==> flow/design.v <==
`timescale 1ns / 1ps
module multiplier (
    input  wire        clk,
    input  wire        rst,      
    input  wire [31:0] x,        
    input  wire [31:0] y,        
    input  wire        start,    
    output reg  [63:0] z,        
    output wire        busy      
  );
  localparam IDLE = 1'b0;
  localparam CALC = 1'b1;
  reg        state;
  reg [5:0]  count;
  reg [31:0] M;
  reg [64:0] P;
  reg        busy_r;
  assign busy = busy_r;
  wire [31:0] A = P[64:33];
  wire [1:0]  booth_bits = P[1:0];
  wire [31:0] add_sub_val = (booth_bits == 2'b01) ? M :
       (booth_bits == 2'b10) ? (~M + 1'b1) : 32'd0;
  wire [31:0] next_A = A + add_sub_val;
  wire [64:0] next_P = {next_A[31], next_A, P[32:1]};
  always @(posedge clk or posedge rst)
  begin
    if (rst)
    begin
      state  <= IDLE;
      count  <= 6'd0;
      M      <= 32'd0;
      P      <= 65'd0;
      z      <= 64'd0;
      busy_r <= 1'b0;
    end
    else
    begin
      case (state)
        IDLE:
        begin
          if (start)
          begin
            M      <= x;
            P      <= {32'd0, y, 1'b0};
            count  <= 6'd0;
            busy_r <= 1'b1;
            state  <= CALC;
          end
        end
        CALC:
        begin
          P <= next_P;
          count <= count + 1'b1;
          if (count == 6'd31)
          begin
            state  <= IDLE;
            z      <= next_P[64:1];
            busy_r <= 1'b0;
          end
        end
      endcase
    end
  end
endmodule
`timescale 1ns / 1ps
module mac (
    input  wire        clk,
    input  wire        rst,
    input  wire [31:0] x,
    input  wire [31:0] y,
    input  wire        start,
    output wire [31:0] z,
    output wire        busy
  );
  wire        busy0;
  wire        busy1;
  wire        busy2;
  wire        busy3;
  wire [31:0] x0 = {{24{x[ 7]}}, x[ 7: 0]};
  wire [31:0] x1 = {{24{x[15]}}, x[15: 8]};
  wire [31:0] x2 = {{24{x[23]}}, x[23:16]};
  wire [31:0] x3 = {{24{x[31]}}, x[31:24]};
  wire [31:0] y0 = {{24{y[ 7]}}, y[ 7: 0]};
  wire [31:0] y1 = {{24{y[15]}}, y[15: 8]};
  wire [31:0] y2 = {{24{y[23]}}, y[23:16]};
  wire [31:0] y3 = {{24{y[31]}}, y[31:24]};
  wire [63:0] result0;
  wire [63:0] result1;
  wire [63:0] result2;
  wire [63:0] result3;
  assign busy = busy0 | busy1 | busy2 | busy3;
  assign z    = result0[31:0] + result1[31:0] + result2[31:0] + result3[31:0];
  multiplier U_mul0 (
               .clk    (clk),
               .rst    (rst),
               .x      (x0),
               .y      (y0),
               .start  (start),
               .z      (result0),
               .busy   (busy0)
             );
  multiplier U_mul1 (
               .clk    (clk),
               .rst    (rst),
               .x      (x1),
               .y      (y1),
               .start  (start),
               .z      (result1),
               .busy   (busy1)
             );
  multiplier U_mul2 (
               .clk    (clk),
               .rst    (rst),
               .x      (x2),
               .y      (y2),
               .start  (start),
               .z      (result2),
               .busy   (busy2)
             );
  multiplier U_mul3 (
               .clk    (clk),
               .rst    (rst),
               .x      (x3),
               .y      (y3),
               .start  (start),
               .z      (result3),
               .busy   (busy3)
             );
endmodule
# [Tool chain data of mac]
# Tool output for the design above before and after an edit, in the order of the flow.
# Lines under "before" count in the file above, lines under "after" in the edited file.
# "diff": "after" minus "before" as printed here. "change_rel_pct": 100 x difference / "before".
# The mark - stands for no value.
[setup] top="mac" clock="clk" library="sky130hd" pvt_corner="tt_025C_1v80"

# [Diff]
# The edit as a unified diff against the file above.
# A script made this edit. It changes what the design does and was not meant as an optimisation.
# begin of diff
@@ -90,5 +90,7 @@
   wire [63:0] result3;
   assign busy = busy0 | busy1 | busy2 | busy3;
-  assign z    = result0[31:0] + result1[31:0] + result2[31:0] + result3[31:0];
+  reg [31:0] z_reg;
+  always @(posedge clk) z_reg <= result0[31:0] + result1[31:0] + result2[31:0] + result3[31:0];
+  assign z = z_reg;
   multiplier U_mul0 (
                .clk    (clk),
# end of diff

# [Word-level counts]
# Yosys after proc, flatten, opt, wreduce and memory -nomap, before mapping. Memory bits, and registers merged into a memory's read port (data or address), are not among the register bits. Print and check cells are not counted. Equal cells are merged and count once.
[word_totals] item="regBits" before=452 after=484 diff=32 change_rel_pct=7.08
[word_totals] item="in_bits" before=67 after=67 diff=0 change_rel_pct=0.00
[word_totals] item="out_inout_bits" before=33 after=33 diff=0 change_rel_pct=0.00
[op_classes] item="n_addsub" before=15 after=15 diff=0 change_rel_pct=0.00
[op_classes] item="equal" before=20 after=20 diff=0 change_rel_pct=0.00
[op_classes] item="n_mux" before=39 after=39 diff=0 change_rel_pct=0.00
[op_classes] item="logic" before=11 after=11 diff=0 change_rel_pct=0.00
[op_classes] item="reduce_and_logical" before=12 after=12 diff=0 change_rel_pct=0.00
# Unchanged operator kinds not shown: 18.

# [Logic depth]
# Yosys ltp: most cells in a row. Word level: on the elaborated netlist, between registers, memories and ports. Mapped: between sequential cells and ports; inverters and the memories' decode and read muxes count.
[logic_depth] item="ltp_word" before=6 after=6 diff=0 change_rel_pct=0.00
[logic_depth] item="abc_area" before="0" after="0"
[logic_depth] item="mapped_depth" before=18 after=17 diff=-1 change_rel_pct=-5.56

# [Mapped cells and area]
# The flow's flattened synthesis, as Yosys stat reports it; memories are mapped. The netlist is that of the ABC_AREA named above (0 if unset); the other value can give another one.
[by_type] cell="sky130_fd_sc_hd__dfxtp_1" before=0 after=32 diff=32
[by_type] cell="sky130_fd_sc_hd__nor2_1" before=93 after=115 diff=22 change_rel_pct=23.66
[by_type] cell="sky130_fd_sc_hd__a21o_1" before=85 after=63 diff=-22 change_rel_pct=-25.88
[by_type] cell="sky130_fd_sc_hd__nand2_1" before=632 after=613 diff=-19 change_rel_pct=-3.01
[by_type] cell="sky130_fd_sc_hd__a21oi_1" before=247 after=229 diff=-18 change_rel_pct=-7.29
[by_type] cell="sky130_fd_sc_hd__xor2_1" before=68 after=51 diff=-17 change_rel_pct=-25.00
[by_type] cell="sky130_fd_sc_hd__a211oi_1" before=8 after=24 diff=16 change_rel_pct=200.00
[by_type] cell="sky130_fd_sc_hd__o22ai_1" before=19 after=4 diff=-15 change_rel_pct=-78.95
[by_type] cell="sky130_fd_sc_hd__nor3b_1" before=16 after=4 diff=-12 change_rel_pct=-75.00
[by_type] cell="sky130_fd_sc_hd__nand4_1" before=28 after=18 diff=-10 change_rel_pct=-35.71
[by_type] cell="sky130_fd_sc_hd__o211ai_1" before=18 after=27 diff=9 change_rel_pct=50.00
[by_type] cell="sky130_fd_sc_hd__clkbuf_1" before=149 after=141 diff=-8 change_rel_pct=-5.37
[by_type] cell="sky130_fd_sc_hd__o31ai_1" before=23 after=30 diff=7 change_rel_pct=30.43
[by_type] cell="sky130_fd_sc_hd__nor3_1" before=19 after=26 diff=7 change_rel_pct=36.84
[by_type] cell="sky130_fd_sc_hd__a31oi_1" before=15 after=22 diff=7 change_rel_pct=46.67
[by_type] cell="sky130_fd_sc_hd__o21ai_0" before=445 after=451 diff=6 change_rel_pct=1.35
[by_type] cell="sky130_fd_sc_hd__xnor2_1" before=80 after=86 diff=6 change_rel_pct=7.50
[by_type] cell="sky130_fd_sc_hd__nand3_1" before=50 after=56 diff=6 change_rel_pct=12.00
# Unchanged cell types not shown: 16.
# Not every row of either side is listed.
[synth_totals] item="cells" before=3287 after=3294 diff=7 change_rel_pct=0.21
[synth_totals] item="mapped_area_um2" before=28797.6 after=29209.3 diff=411.7 change_rel_pct=1.43
[synth_totals] item="seqArea_um2" before=11210.8 after=11851.4 diff=640.6 change_rel_pct=5.71
[synth_totals] item="flip_flops" before=448 after=480 diff=32 change_rel_pct=7.14
[synth_totals] item="buf_cells" before=163 after=154 diff=-9 change_rel_pct=-5.52
# The figures by module come from a second, unflattened synthesis with its own total; it is not the netlist above.
[unflattened] item="hier_cells" before=4575 after=4550 diff=-25 change_rel_pct=-0.55
[unflattened] item="area_unflattened_um2" before=40278.6 after=40762.8 diff=484.2 change_rel_pct=1.20
# Each row is one instance without its submodules.
[modules_before] mod="multiplier" n_inst=4 n_cells=1032 mod_area_um2=9216.3
[modules_before] mod="mac" n_inst=1 n_cells=447 mod_area_um2=3413.3
[modules_after] mod="multiplier" n_inst=4 n_cells=1006 mod_area_um2=9123.8
[modules_after] mod="mac" n_inst=1 n_cells=526 mod_area_um2=4267.8

# [Worst setup path after synthesis]
# OpenSTA on the mapped netlist: ideal clock, no wires. The path of least setup slack (recovery checks aside). Input and output delay are each 20% of the period. Register names are those of the netlist, which keeps one name where synthesis merged equal registers.
[synth_path] item="path_kind" before="flip-flop to output port" after="flip-flop to flip-flop"
[synth_path] item="from" before="register U_mul1.z[1]" after="register U_mul3.M[4]"
[synth_path] item="to" before="output port z[29]" after="register U_mul3.P[58]"
[synth_path] item="period_ns" before=7.0 after=7.0 diff=0.0 change_rel_pct=0.00
[synth_path] item="output_delay_ns" before=1.400
[synth_path] item="t_first_pin_ns" before=0.000 after=0.000 diff=0.000
[synth_path] item="t_arrival_ns" before=3.745 after=4.369 diff=0.624 change_rel_pct=16.66
[synth_path] item="required_time_ns" before=5.600 after=6.913 diff=1.313 change_rel_pct=23.45
[synth_path] item="path_slack_ns" before=1.855 after=2.544 diff=0.689
[synth_path] item="path_delay_ns" before=3.745 after=4.456 diff=0.711 change_rel_pct=18.99
[synth_path] item="stages" before=16 after=16 diff=0 change_rel_pct=0.00
[synth_path] item="period_less_setup_slack_ns" before=5.145 after=4.456 diff=-0.689 change_rel_pct=-13.39
# "path_delay_ns" = arrival - input delay + setup time.
# A path that ends at an output port has no setup time.
# "stages": output pins that drive a net of the path, with the launching flip-flop's if there is one; two outputs of one cell count as two.
# "period_less_setup_slack_ns" is the clock period less the worst setup slack; recovery checks do not enter. This is arithmetic on one report: input and output delays are still those of the set period (20% each).
# Between the ends stands the longest chain of elaborated cells between them, by number of cells; it is not shown to be the way that was timed. Of several equally long chains one is given.
# Each line given opens the expression or statement behind the cell; cells for indexed reads and writes are added by Yosys, which also makes memories of some case tables.
# A register here has more assigning lines than the two given.
[synth_via_before] path_cell_list="sky130_fd_sc_hd__dfrtp_1 sky130_fd_sc_hd__inv_1 sky130_fd_sc_hd__fa_1 sky130_fd_sc_hd__fa_1 sky130_fd_sc_hd__inv_1 sky130_fd_sc_hd__ha_1 sky130_fd_sc_hd__fa_1 sky130_fd_sc_hd__a21oi_1 sky130_fd_sc_hd__o21bai_1 sky130_fd_sc_hd__a211oi_1 sky130_fd_sc_hd__o31ai_1 sky130_fd_sc_hd__a21oi_1 sky130_fd_sc_hd__o21bai_1 sky130_fd_sc_hd__a31o_2 sky130_fd_sc_hd__a221oi_1 sky130_fd_sc_hd__xnor2_1" elab_chain_cells=3 cells_between=3 lines_between=1
[synth_rtl_before] item="start: declaration" line_no=8 source="output reg  [63:0] z,"
[synth_rtl_before] item="start: assignment" line_no=33 source="z      <= 64'd0;"
[synth_rtl_before] item="start: assignment" line_no=57 source="z      <= next_P[64:1];"
[synth_rtl_before] item="adder 32 bit x3" line_no=92 source="assign z    = result0[31:0] + result1[31:0] + result2[31:0] + result3[31:0];"
[synth_rtl_before] item="end: declaration" line_no=72 source="output wire [31:0] z,"
[synth_via_after] path_cell_list="sky130_fd_sc_hd__dfrtp_1 sky130_fd_sc_hd__or4_1 sky130_fd_sc_hd__nor4_1 sky130_fd_sc_hd__nand2_1 sky130_fd_sc_hd__ha_1 sky130_fd_sc_hd__o21ai_0 sky130_fd_sc_hd__ha_1 sky130_fd_sc_hd__and4_1 sky130_fd_sc_hd__o2bb2ai_1 sky130_fd_sc_hd__a31o_1 sky130_fd_sc_hd__o41a_4 sky130_fd_sc_hd__a211oi_4 sky130_fd_sc_hd__nor3_1 sky130_fd_sc_hd__a311o_1 sky130_fd_sc_hd__a311o_1 sky130_fd_sc_hd__o211ai_1" elab_chain_cells=6 cells_between=6 lines_between=4
[synth_rtl_after] item="start: declaration" line_no=15 source="reg [31:0] M;"
[synth_rtl_after] item="start: assignment" line_no=31 source="M      <= 32'd0;"
[synth_rtl_after] item="start: assignment" line_no=43 source="M      <= x;"
[synth_rtl_after] item="NOT 32 bit" line_no=22 source="(booth_bits == 2'b10) ? (~M + 1'b1) : 32'd0;"
[synth_rtl_after] item="adder 32 x 1 -> 32 bit" line_no=22
[synth_rtl_after] item="2-to-1 mux 32 bit" line_no=22
[synth_rtl_after] item="2-to-1 mux 32 bit" line_no=21 source="wire [31:0] add_sub_val = (booth_bits == 2'b01) ? M :"
[synth_rtl_after] item="adder 32 bit" line_no=23 source="wire [31:0] next_A = A + add_sub_val;"
[synth_rtl_after] item="parallel mux 65 bit (select 2 bit)" line_no=38 source="case (state)"
[synth_rtl_after] item="end: assignment" line_no=44 source="P      <= {32'd0, y, 1'b0};"
[synth_rtl_after] item="end: assignment" line_no=52 source="P <= next_P;"
[synth_rtl_after] item="end: declaration" line_no=16 source="reg [64:0] P;"

# [Timing after layout]
# Path of least setup slack in the final report of the runs of pair 1 (OpenROAD, finished layout, wires in). Where an end is a register, its clock arrival counts in the times.
[layout_path] item="path_kind" before="flip-flop to output port" after="flip-flop to flip-flop"
[layout_path] item="from" before="register U_mul2.z[1]" after="register U_mul3.M[4]"
[layout_path] item="to" before="output port z[31]" after="register U_mul3.P[58]"
[layout_path] item="period_ns" before=6.72 after=6.72 diff=0.00 change_rel_pct=0.00
[layout_path] item="output_delay_ns" before=1.34
[layout_path] item="t_first_pin_ns" before=0.60 after=0.63 diff=0.03 change_rel_pct=5.00
[layout_path] item="t_arrival_ns" before=5.12 after=5.30 diff=0.18 change_rel_pct=3.52
[layout_path] item="required_time_ns" before=5.38 after=7.25 diff=1.87 change_rel_pct=34.76
[layout_path] item="path_slack_ns" before=0.26 after=1.95 diff=1.69
[layout_path] item="stages" before=17 after=17 diff=0 change_rel_pct=0.00
# Between the ends stands the longest chain of elaborated cells between them, by number of cells; it is not shown to be the way that was timed. Of several equally long chains one is given.
# A register here has more assigning lines than the two given.
[layout_via_before] path_cell_list="sky130_fd_sc_hd__dfrtp_1 sky130_fd_sc_hd__inv_1 sky130_fd_sc_hd__fa_1 sky130_fd_sc_hd__fa_1 sky130_fd_sc_hd__inv_1 sky130_fd_sc_hd__ha_1 sky130_fd_sc_hd__fa_1 sky130_fd_sc_hd__a21oi_2 sky130_fd_sc_hd__o21bai_2 sky130_fd_sc_hd__a211oi_2 sky130_fd_sc_hd__o31ai_4 sky130_fd_sc_hd__a21oi_2 sky130_fd_sc_hd__o21bai_1 sky130_fd_sc_hd__nand3_1 sky130_fd_sc_hd__o211ai_1 sky130_fd_sc_hd__xnor2_1 sky130_fd_sc_hd__clkdlybuf4s50_1" elab_chain_cells=2 cells_between=2 lines_between=1
[layout_rtl_before] item="start: declaration" line_no=8 source="output reg  [63:0] z,"
[layout_rtl_before] item="start: assignment" line_no=33 source="z      <= 64'd0;"
[layout_rtl_before] item="start: assignment" line_no=57 source="z      <= next_P[64:1];"
[layout_rtl_before] item="adder 32 bit x2" line_no=92 source="assign z    = result0[31:0] + result1[31:0] + result2[31:0] + result3[31:0];"
[layout_rtl_before] item="end: declaration" line_no=72 source="output wire [31:0] z,"
[layout_via_after] path_cell_list="sky130_fd_sc_hd__dfrtp_1 sky130_fd_sc_hd__or4_1 sky130_fd_sc_hd__nor4_1 sky130_fd_sc_hd__buf_4 sky130_fd_sc_hd__nand2_1 sky130_fd_sc_hd__ha_1 sky130_fd_sc_hd__o21ai_0 sky130_fd_sc_hd__ha_1 sky130_fd_sc_hd__and4_1 sky130_fd_sc_hd__o2bb2ai_1 sky130_fd_sc_hd__a31o_1 sky130_fd_sc_hd__o41a_4 sky130_fd_sc_hd__a211oi_4 sky130_fd_sc_hd__nor3_1 sky130_fd_sc_hd__a311o_1 sky130_fd_sc_hd__a311o_1 sky130_fd_sc_hd__o211ai_1" elab_chain_cells=6 cells_between=6 lines_between=4
[layout_rtl_after] item="start: declaration" line_no=15 source="reg [31:0] M;"
[layout_rtl_after] item="start: assignment" line_no=31 source="M      <= 32'd0;"
[layout_rtl_after] item="start: assignment" line_no=43 source="M      <= x;"
[layout_rtl_after] item="NOT 32 bit" line_no=22 source="(booth_bits == 2'b10) ? (~M + 1'b1) : 32'd0;"
[layout_rtl_after] item="adder 32 x 1 -> 32 bit" line_no=22
[layout_rtl_after] item="2-to-1 mux 32 bit" line_no=22
[layout_rtl_after] item="2-to-1 mux 32 bit" line_no=21 source="wire [31:0] add_sub_val = (booth_bits == 2'b01) ? M :"
[layout_rtl_after] item="adder 32 bit" line_no=23 source="wire [31:0] next_A = A + add_sub_val;"
[layout_rtl_after] item="parallel mux 65 bit (select 2 bit)" line_no=38 source="case (state)"
[layout_rtl_after] item="end: assignment" line_no=44 source="P      <= {32'd0, y, 1'b0};"
[layout_rtl_after] item="end: assignment" line_no=52 source="P <= next_P;"
[layout_rtl_after] item="end: declaration" line_no=16 source="reg [64:0] P;"

# [Layout results]
# Both versions went through the flow (Yosys, OpenROAD) with the same settings in each pair. Constraints: input delay and output delay 20% of the set period each, output load 0.01 pF.
[flow_settings_pair_1] CORE_UTILIZATION=40 period_ns=6.72 CAP_MARGIN=20 CORE_MARGIN=2 SLEW_MARGIN=20
[results_pair_1] item="yosys_chip_area_um2" before=28797.6 after=29209.3 diff=411.7 change_rel_pct=1.43
[results_pair_1] item="design.die.area_um2" before=74155.5 after=75199.4 diff=1043.9 change_rel_pct=1.41
[results_pair_1] item="finalCellArea_um2" before=32546.2 after=33186.8 diff=640.6 change_rel_pct=1.97
[results_pair_1] item="finalUtil_pct" before=45.6 after=45.7 diff=0.1
[results_pair_1] item="fin_ws_ns" before=0.257 after=1.945 diff=1.688
[results_pair_1] item="tns_ns" before=0.000 after=0.000 diff=0.000
[results_pair_1] item="ws_hold_ns" before=0.477 after=0.486 diff=0.009
[results_pair_1] item="period_less_ws_ns" before=6.463 after=4.775 diff=-1.688 change_rel_pct=-26.12
[flow_settings_pair_2] CAP_MARGIN=5 CELL_PAD_IN_SITES_DETAIL_PLACEMENT=0 CELL_PAD_IN_SITES_GLOBAL_PLACEMENT=2 CORE_MARGIN=5 CORE_UTILIZATION=22 CTS_CLUSTER_DIAMETER=182 GPL_ROUTABILITY_DRIVEN=0 PLACE_DENSITY=0.75 TNS_END_PERCENT=75 period_ns=9.03 SLEW_MARGIN=20
[results_pair_2] item="yosys_chip_area_um2" before=28797.6 after=29209.3 diff=411.7 change_rel_pct=1.43
[results_pair_2] item="design.die.area_um2" before=138235.0 after=140157.0 diff=1922.0 change_rel_pct=1.39
[results_pair_2] item="finalCellArea_um2" before=33581.0 after=34146.5 diff=565.5 change_rel_pct=1.68
[results_pair_2] item="finalUtil_pct" before=25.9 after=25.9 diff=0.0
[results_pair_2] item="fin_ws_ns" before=1.896 after=3.969 diff=2.073
[results_pair_2] item="tns_ns" before=0.000 after=0.000 diff=0.000
[results_pair_2] item="ws_hold_ns" before=0.485 after=0.491 diff=0.006
[results_pair_2] item="period_less_ws_ns" before=7.134 after=5.061 diff=-2.073 change_rel_pct=-29.06
# "period_less_ws_ns" is the run's clock period less its worst setup slack. It is reckoned from that one timing run; input and output delays stay at 20% of the period that was set.
